==> flow/design.v <==
`timescale 1ns / 1ps
module startup_controller(
	input clk,
	input rst,
	input start,
	input stop,
	output reg mcu_pwr,
	output reg is_sending,
	output reg ready
);
reg is_pulling_low, is_waiting_for_clock, is_waiting_for_bkgd_stable;
reg [15:0] timer;
always @(posedge clk) begin
	if (rst || stop) begin  
		is_pulling_low <= 0;
		is_waiting_for_clock <= 0;
		is_waiting_for_bkgd_stable <= 0;
		is_sending <= 0;
		mcu_pwr <= 0;
		ready <= 1;
	end else if (start) begin
		is_pulling_low <= 1;
		is_sending <= 1;
		timer <= 250;  
		ready <= 0;
	end else if (is_pulling_low) begin
		if (timer == 0) begin
			mcu_pwr <= 1;
			is_pulling_low <= 0;
			is_waiting_for_clock <= 1;
			timer <= 1200;  
		end else begin
			timer <= timer - 1;
		end
	end else if (is_waiting_for_clock) begin
		if (timer == 0) begin
			is_sending <= 0;  
			is_waiting_for_clock <= 0;
			is_waiting_for_bkgd_stable <= 1;
			timer <= 500;  
		end else begin
			timer <= timer - 1;
		end
	end else if (is_waiting_for_bkgd_stable) begin
		if (timer == 0) begin
			is_waiting_for_bkgd_stable <= 0;
			ready <= 1;
		end else begin
			timer <= timer - 1;
		end
	end
end
endmodule
`timescale 1ns / 1ps
module sync_controller(
	input clk,
	input rst,
	input bkgd_in,
	output is_sending,
	input start_sync,
	output [31:0] sync_length,
	output sync_length_is_ready,
	output reg ready,
	output [4:0] debug
);
parameter HIGHTIME = 32'd6500;  
reg [2:0] state;
reg [31:0] sync_count;
assign debug = {2'd0, state};
assign is_sending = state == 1;
assign sync_length = sync_count;
assign sync_length_is_ready = (state != 1) && (state != 4);
always @(posedge clk) begin
	sync_count <= sync_count;
	if (rst) begin
		state <= 0;
		sync_count <= HIGHTIME;  
		ready <= 0;
	end else if (start_sync) begin
		state <= 1;
		sync_count <= HIGHTIME;
		ready <= 0;
	end else if (state == 1) begin
		if (sync_count == 0) begin
			state <= 2;
			sync_count <= 8'h0f;
		end else begin
			sync_count <= sync_count - 1;
		end
	end else if (state == 2) begin
		if (sync_count == 0) begin
			state <= 3;
		end else begin
			sync_count <= sync_count - 1;
		end
	end else if (state == 3) begin
		if (bkgd_in == 0) begin
			state <= 4;
		end
	end else if (state == 4) begin
		if (bkgd_in == 1) begin
			state <= 0;
			ready <= 1;
		end else begin
			sync_count <= sync_count + 1;
		end
	end
end
endmodule
`timescale 1ns / 1ps
module bdc_clk_pulse_generator(
	input clk,
	input rst,
	output bdc_clk_pulse,
	input [31:0] sync_length,
	input set_sync_length
);
reg [15:0] counter;
reg [31:0] target_time;  
reg [31:0] residual;
assign bdc_clk_pulse = counter == 0;
always @(posedge clk) begin
	if (rst) begin
		counter <= 0;
		target_time <= 0;
		residual <= 0;
	end else if (set_sync_length) begin
		target_time <= sync_length;
		residual <= sync_length;
	end else if (counter > residual[31:7]) begin
		counter <= 0;
		residual <= residual[6:0] + target_time;
	end else begin
		counter <= counter + 1;
	end
end
endmodule
`timescale 1ns / 1ps
module bdc_interface(
	input clk,
	input rst,
	output reg is_sending,
	input bkgd_in,
	input tgt_clk_pulse,
	input [7:0] data_in,
	input send_data,
	output reg [7:0] data_out,
	input read_data,
	output ready
);
reg [3:0] state;
reg [7:0] tgt_clk_timer;
reg [7:0] data;
reg [3:0] bitsleft;
assign ready = state == 0 && !read_data && !send_data;
always @(posedge clk) begin
	if (rst) begin
		state <= 0;
		tgt_clk_timer <= 0;
		is_sending <= 0;
	end else if (tgt_clk_timer > 0) begin
		if (tgt_clk_pulse) begin
			tgt_clk_timer <= tgt_clk_timer - 1;
		end
	end else begin
		case (state)
		0: begin
			if (send_data) begin
				state <= 1;
				data <= data_in;
				bitsleft <= 8;
			end else if (read_data) begin
				state <= 3;
				bitsleft <= 8;
			end
		end
		1: begin
			if (bitsleft > 0) begin
				state <= 2;
				is_sending <= 1;
				if (data[7]) begin
					tgt_clk_timer <= 4;
				end else begin
					tgt_clk_timer <= 14;
				end
			end else begin
				state <= 0;
			end
		end
		2: begin
			is_sending <= 0;
			if (data[7]) begin
				tgt_clk_timer <= 14;
			end else begin
				tgt_clk_timer <= 4;
			end
			state <= 1;
			bitsleft <= bitsleft - 1;
			data <= {data[6:0], 1'd0};
		end
		3: begin
			if (bitsleft > 0) begin
				is_sending <= 1;
				tgt_clk_timer <= 3;
				state <= 4;
			end else begin
				data_out <= data;
				state <= 0;
			end
		end
		4: begin
			is_sending <= 0;
			tgt_clk_timer <= 7;
			state <= 5;
		end
		5: begin
			data <= {data[6:0], bkgd_in};
			bitsleft <= bitsleft - 1;
			tgt_clk_timer <= 6;
			state <= 3;
		end
		endcase
	end
end
endmodule
`timescale 1ns / 1ps
module bdm(
	input clk,
	input rst,
	input bkgd_in,
	output bkgd_out,
	output bkgd_is_high_z,
	output mcu_pwr,
	output mcu_vpp,
	input do_read,
	input do_write,
	input do_start_mcu,
	input do_stop_mcu,
	input do_delay,
	input do_echo_test,
	input do_enable_vpp,
	input do_disable_vpp,
	input do_echo_sync_value,
	input do_resync,
	input [7:0] data_in,
	output [7:0] data_out,
	output ready,
	output reg valid,
	output [3:0] debug
);
reg [7:0] echo_data;
wire [31:0] sync_count;
wire sync_is_sending;
wire [4:0] sync_debug;
reg sync_start;
wire sync_ready;
wire startup_start;
reg startup_stop;
wire startup_is_sending, startup_ready;
wire bdc_is_sending, bdc_ready;
wire [7:0] bdc_data_out;
wire bdc_read_data, bdc_send_data;
wire hold_commands_in_reset;
assign hold_commands_in_reset = 1'd0;  
wire bdc_clk_pulse;
reg [3:0] state;
reg [7:0] delay_counter;
startup_controller startup_controller(
	.clk(clk),
	.rst(rst || hold_commands_in_reset),
	.start(startup_start),
	.stop(startup_stop),
	.mcu_pwr(mcu_pwr),
	.is_sending(startup_is_sending),
	.ready(startup_ready)
);
sync_controller sync_controller(
	.clk(clk),
	.rst(rst || hold_commands_in_reset || do_stop_mcu || do_resync),
	.bkgd_in(bkgd_in),
	.is_sending(sync_is_sending),
	.start_sync(sync_start),
	.sync_length(sync_count),
	.sync_length_is_ready(),
	.ready(sync_ready),
	.debug(sync_debug)
);
reg set_bdc_pulse_gen;
bdc_clk_pulse_generator bdc_clk_pulse_generator(
	.clk(clk),
	.rst(rst || hold_commands_in_reset),
	.bdc_clk_pulse(bdc_clk_pulse),
	.sync_length(sync_count),
	.set_sync_length(set_bdc_pulse_gen)
);
bdc_interface bdc_interface(
	.clk(clk),
	.rst(rst || hold_commands_in_reset),
	.is_sending(bdc_is_sending),
	.bkgd_in(bkgd_in),
	.tgt_clk_pulse(bdc_clk_pulse),
	.data_in(data_in),
	.send_data(bdc_send_data),
	.data_out(bdc_data_out),
	.read_data(bdc_read_data),
	.ready(bdc_ready)
);
assign debug = sync_debug; 
assign bkgd_out = 1'd0;
assign bkgd_is_high_z =
	(state == 1 && startup_is_sending) ? 1'd0 :
	(state == 2 && sync_is_sending) ? 1'd0 :
	(state == 3 && bdc_is_sending) ? 1'd0 :
	(state == 4 && bdc_is_sending) ? 1'd0 :
	1'd1;
assign startup_start = state == 0 && do_start_mcu;
assign bdc_read_data = state == 0 && do_read;
assign bdc_send_data = state == 0 && do_write;
assign data_out =
	state == 5 ? echo_data :
	state == 7 ? sync_count[15:8] :
	state == 8 ? sync_count[7:0] :
	bdc_data_out;
assign ready = state == 0 && !do_start_mcu && !do_stop_mcu && !do_read && !do_write && !do_delay && !do_echo_test && !do_echo_sync_value && !do_resync;
reg vpp_enabled;
assign mcu_vpp = vpp_enabled;
always @(posedge clk) begin
	startup_stop <= 0;
	sync_start <= 0;
	set_bdc_pulse_gen <= 0;
	valid <= 0;
	if (rst) begin
		state <= 0;
		vpp_enabled <= 0;
	end else if (state == 0) begin
		if (do_start_mcu) begin
			state <= 1;
		end else if (do_stop_mcu) begin
			startup_stop <= 1;
		end else if (do_read) begin
			state <= 3;
		end else if (do_write) begin
			state <= 4;
		end else if (do_delay) begin
			state <= 6;
			delay_counter <= {data_in, 4'd0};
		end else if (do_echo_test) begin
			state <= 5;
			echo_data <= data_in;
			valid <= 1;
		end else if (do_enable_vpp) begin
			vpp_enabled <= 1;
		end else if (do_disable_vpp) begin
			vpp_enabled <= 0;
		end else if (do_echo_sync_value) begin
			state <= 7;
			valid <= 1;
		end else if (do_resync) begin
			state <= 2;
			sync_start <= 1;
		end
	end else if (state == 1) begin
		if (startup_ready) begin
			state <= 2;
			sync_start <= 1;
		end
	end else if (state == 2) begin
		if (sync_ready) begin
			set_bdc_pulse_gen <= 1;
			state <= 0;
		end
	end else if (state == 3) begin
		if (bdc_ready) begin
			state <= 0;
			valid <= 1;
		end
	end else if (state == 4) begin
		if (bdc_ready) begin
			state <= 0;
		end
	end else if (state == 6) begin
		if (delay_counter == 0) begin
			state <= 0;
		end else begin
			delay_counter <= delay_counter - 1;
		end
	end else if (state == 5) begin
		state <= 0;
	end else if (state == 7) begin
		state <= 8;
		valid <= 1;
	end else if (state == 8) begin
		state <= 0;
	end
end
endmodule
## Step by step through the tools: bdm

The steps from the RTL of bdm to its reports follow in flow order.
Lines are those of the file above, counted from 1.
Operators: Yosys type, input widths -> output width; for muxes data width and select width s.
Cell names lack the library's common part.
A cell with -- has no value.

| inputs | value |
|---|---|
| top | bdm |
| clock | clk |
| standard-cell library | sky130hd |
| corner | tt_025C_1v80 |

## Elaborated design

Counts by Yosys on the flattened word-level netlist (proc, flatten, opt, wreduce; memories kept). Register bits leave out memories and registers merged into their read ports (data or address). Print and check cells are left out. Cells with the same type and inputs are merged into one.

| word-level totals | value |
|---|---|
| input port bits | 21 |
| output and inout bits | 18 |
| RAM bits | 0 |
| register bits | 196 |
| cells after elaboration | 327 |
| bits in latches | 0 |
| memories | 0 |
| word width x clocked read ports | 0 |
| memory bits (read-only) | 0 |

| cells by class | value |
|---|---|
| $lt $le $gt $ge | 3 |
| equality and inequality tests | 54 |
| div/mod/pow operators | 0 |
| bitwise logic cells | 17 |
| muxes and demuxes | 137 |
| shift operators | 0 |
| reductions and logical operators | 80 |
| multiply operators | 0 |
| add/sub/neg operators | 8 |

Operators by type and width:

| cell | number |
|---|---|
| $mux 32 | 9 |
| $mux 8 | 20 |
| $mux 4 | 29 |
| $mux 16 | 7 |
| $mux 1 | 57 |
| $pmux 8 s5 | 1 |
| $ne 2x2->1 const B | 17 |
| $logic_not 16->1 | 2 |
| $add 32x1->32 const B | 1 |
| $sub 32x1->32 const B | 1 |
| $logic_not 32->1 | 1 |
| $add 7x32->32 | 1 |
| $mux 3 | 9 |
| $gt 16x25->1 | 1 |
| $eq 4x3->1 const B | 6 |
| $reduce_and 4->1 | 6 |
| $reduce_and 8->1 | 3 |
| $pmux 8 s3 | 1 |
| $pmux 4 s6 | 1 |
| $reduce_and 3->1 | 6 |
| $logic_and 1x1->1 | 17 |
| $not 1->1 | 17 |
| $add 16x1->16 const B | 1 |
| $sub 16x1->16 const B | 1 |
| $eq 4x2->1 const B | 4 |
| $sub 8x1->8 const B | 2 |
| $reduce_and 5->1 | 3 |
| $reduce_bool 2->1 | 7 |

Not listed: further kinds 35, cells in them 68.

## Longest topological paths

Longest topological path by Yosys (ltp), each cell counted once; first at word level (registers and memories cut), then after technology mapping (sequential cells cut; the memories' decode and read muxes count).

| logic depth | value |
|---|---|
| word-level depth | 11 |
| ABC_AREA | 0 |
| gate-level depth with buffers | 11 |
| depth with buffers taken out | 8 |

## Synthesis result

Source: synth_stat.txt of the flow (Yosys; design flattened, memories mapped). It holds for the ABC_AREA given above (unset counts as 0); a run with the other value may have another netlist.

| synthesis totals | value |
|---|---|
| sequential area | 4584.4 um^2 |
| mapped flip-flops | 203 |
| standard cells after synthesis | 1409 |
| synthesis area | 11808.8 um^2 |

Cell types:

| cell type | number |
|---|---|
| dfxtp_1 | 151 |
| edfxtp_1 | 52 |
| nor2_1 | 147 |
| nand2_1 | 132 |
| ha_1 | 34 |
| a21oi_1 | 76 |
| o21ai_0 | 74 |
| xor2_1 | 42 |
| mux2i_1 | 34 |
| clkbuf_1 | 88 |
| xnor2_1 | 36 |
| nand3_1 | 62 |
| nor3_1 | 52 |
| nor4_1 | 37 |
| nand4_1 | 33 |
| inv_1 | 45 |
| and3_1 | 20 |
| and4_1 | 14 |

Other cell types: 62; their cells: 280.
By module: a second synthesis without flattening, with its own total; a netlist apart from the flattened one above.

| unflattened totals | value |
|---|---|
| cell total of the unflattened synthesis | 1418 |
| area (unflattened synthesis) | 12353.1 um^2 |

Rows give one instance, submodules left out.

Modules:

| module | cells | instances | area (um^2) |
|---|---|---|---|
| bdc_clk_pulse_generator | 537 | 1 | 4540.6 |
| sync_controller | 448 | 1 | 3334.4 |
| bdc_interface | 149 | 1 | 1645.3 |
| bdm | 173 | 1 | 1596.5 |
| startup_controller | 111 | 1 | 1236.2 |

## Timing after synthesis

Source: OpenSTA report_checks on the synthesized netlist (no wires, ideal clock, input and output delay 20% of the period each), path of least setup slack; recovery checks are left aside. Register names are those of the netlist, which keeps one name where synthesis merged equal registers.

| timing after synthesis | value |
|---|---|
| path kind | register to register |
| start point | register sync_controller.sync_count[0] |
| end point | register sync_controller.sync_count[11] |
| driving pins on the path | 11 |
| period | 5000 ps |
| slack | 1854 ps |
| setup time | 122 ps |
| launch time at the first pin | 0 ps |
| path buffers | 2 |
| path delay | 3146 ps |
| data arrival time | 3024 ps |
| period reached after synthesis | 3146 ps |

"path delay" = arrival - input delay + setup time.
"driving pins on the path": output pins that drive a net of the path, with the launching flip-flop's if there is one; two outputs of one cell count as two.
"period reached after synthesis" = period - worst setup slack (recovery checks aside). The figure is calculated, with input and output delays left at 20% of the set period.
The rows between start and end are the longest chain of elaborated cells between them; the timing report does not say that the signal goes this way. Where chains are equally long, one stands for them.
Each line given opens the expression or statement behind the cell; cells for indexed reads and writes are added by Yosys, which also makes memories of some case tables.
At most two assigning lines are given for a register; there are more.

| on the way, after synthesis | value |
|---|---|
| cell sequence | dfxtp_1 -> inv_1 -> ha_1 -> or4b_2 -> or4_1 -> buf_2 -> or4_4 -> buf_6 -> a31oi_4 -> o22ai_1 -> a221o_1 |
| cells in the longest elaborated chain | 6 |
| elaborated cells between the ends (all ways) | 12 |
| those cells by class | add/sub: 2; eq/ne: 1; mux: 7; reduce/logical: 2 |

RTL lines, path after synthesis:

| item | line | text |
|---|---|---|
| start: declaration | 68 | `reg [31:0] sync_count;` |
| start: assignment | 74 | `sync_count <= sync_count;` |
| start: assignment | 88 | `sync_count <= sync_count - 1;` |
| $add 32x1->32 | 105 | `sync_count <= sync_count + 1;` |
| $mux 32 | 101 | `if (bkgd_in == 1) begin` |
| $mux 32 | 100 | `end else if (state == 4) begin` |
| $mux 32 | 96 | `end else if (state == 3) begin` |
| $mux 32 | 90 | `end else if (state == 2) begin` |
| $mux 32 | 83 | `end else if (state == 1) begin` |
| end: assignment | 74 |  |
| end: assignment | 88 |  |
| end: declaration | 68 |  |

## Path in the finished layout

From the final timing report of job 1: the path of least setup slack in the routed layout; clock arrival at registers is part of the times.
The report prints the path's times to 10 ps; the period is as set.

| timing post-layout | value |
|---|---|
| path kind | input to output |
| start point | input do_write |
| end point | output ready |
| period | 6910 ps |
| launch time at the first pin | 1380 ps |
| output delay | 1380 ps |
| slack | 2050 ps |
| data arrival time | 3470 ps |
| driving pins on the path | 5 |
| path buffers | 2 |

The rows between start and end are the longest chain of elaborated cells between them; the timing report does not say that the signal goes this way. Where chains are equally long, one stands for them.

| on the way, post-layout | value |
|---|---|
| cell sequence | clkdlybuf4s50_1 -> or2_2 -> or4_1 -> nor4_1 -> clkdlybuf4s50_1 |
| cells in the longest elaborated chain | 6 |
| elaborated cells between the ends (all ways) | 6 |
| those cells by class | reduce/logical: 6 |

RTL lines, path post-layout:

| item | line | text |
|---|---|---|
| start: declaration | 236 | `input do_write,` |
| $logic_not 1->1 | 324 | `assign ready = state == 0 && !do_start_mcu && !do_stop_mcu && !do_read && !do_write && !do_delay && !do_echo_t ...` |
| $logic_and 1x1->1 x5 | 324 |  |
| end: declaration | 247 | `output ready,` |

--- measured runs ---
Below are 3 stored runs of the flow (Yosys, OpenROAD; platform sky130hd) on bdm, each with its settings and what was measured, unordered. Constraints: input delay and output delay 20% of the set period each, output load 0.01 pF.
"period reached" = clock period - worst setup slack. The figure is calculated, with input and output delays left at 20% of the set period.
"worst path time": the worst setup path's part of the clock period (all of it between registers, 20% less for each end at a port) less its slack. A launch clock that arrives late makes it longer, a capture clock that arrives late makes it shorter.
"total power of the final layout" rests on the timing tool's default activity at the inputs, not on a simulated workload.
"worst path time" is given in steps of 10 ps.
Among the settings, n/a means not set for that run.

| run | CAP_MARGIN | CELL_PAD_IN_SITES_GLOBAL_PLACEMENT | CTS_CLUSTER_SIZE | SETUP_SLACK_MARGIN | SLEW_MARGIN | period_ns | CORE_MARGIN | CORE_UTILIZATION | ABC_AREA | CELL_PAD_IN_SITES_DETAIL_PLACEMENT | CTS_CLUSTER_DIAMETER | GPL_ROUTABILITY_DRIVEN | GPL_TIMING_DRIVEN | MAX_ROUTING_LAYER | PLACE_DENSITY_LB_ADDON | MIN_ROUTING_LAYER | PLACE_DENSITY | area of the synthesized netlist (um^2) | die size (um^2) | area of the standard cells in the finished layout (um^2) | utilization of the finished layout (%) | setup slack of the worst path (ps) | total negative slack (ps) | worst-case hold slack (ps) | total power of the final layout (W) | period reached (ps) | worst path time (ps) | kind of the worst setup path |
|---|---|---|---|---|---|---|---|---|---|---|---|---|---|---|---|---|---|---|---|---|---|---|---|---|---|---|---|---|
| job 1 | 20 | 2 | 91 | 1.45 | 10 | 6.91 | 2 | 40 | n/a | n/a | n/a | n/a | n/a | n/a | n/a | n/a | n/a | 11808.8 | 30912.7 | 13180.1 | 45.7 | 2055 | 0 | 451 | 0.003224 | 4855 | 2090 | input to output |
| job 2 | 0 | 2 | n/a | 0.58 | 10 | 5.0 | 2 | 30 | 0 | 1 | 370 | 0 | 0 | met4 | 0.15 | n/a | n/a | 11808.8 | 40965.8 | 13824.5 | 35.7 | 859 | 0 | 452 | 0.004864 | 4141 | 2140 | input to output |
| job 3 | 20 | n/a | 20 | 0.82 | 30 | 3.13 | 3 | 26 | n/a | n/a | n/a | n/a | 1 | n/a | n/a | met2 | 0.44 | 11808.8 | 48011.4 | 15612.5 | 35.1 | 335 | 0 | 385 | 0.008686 | 2795 | 2800 | register to register |
--- end ---
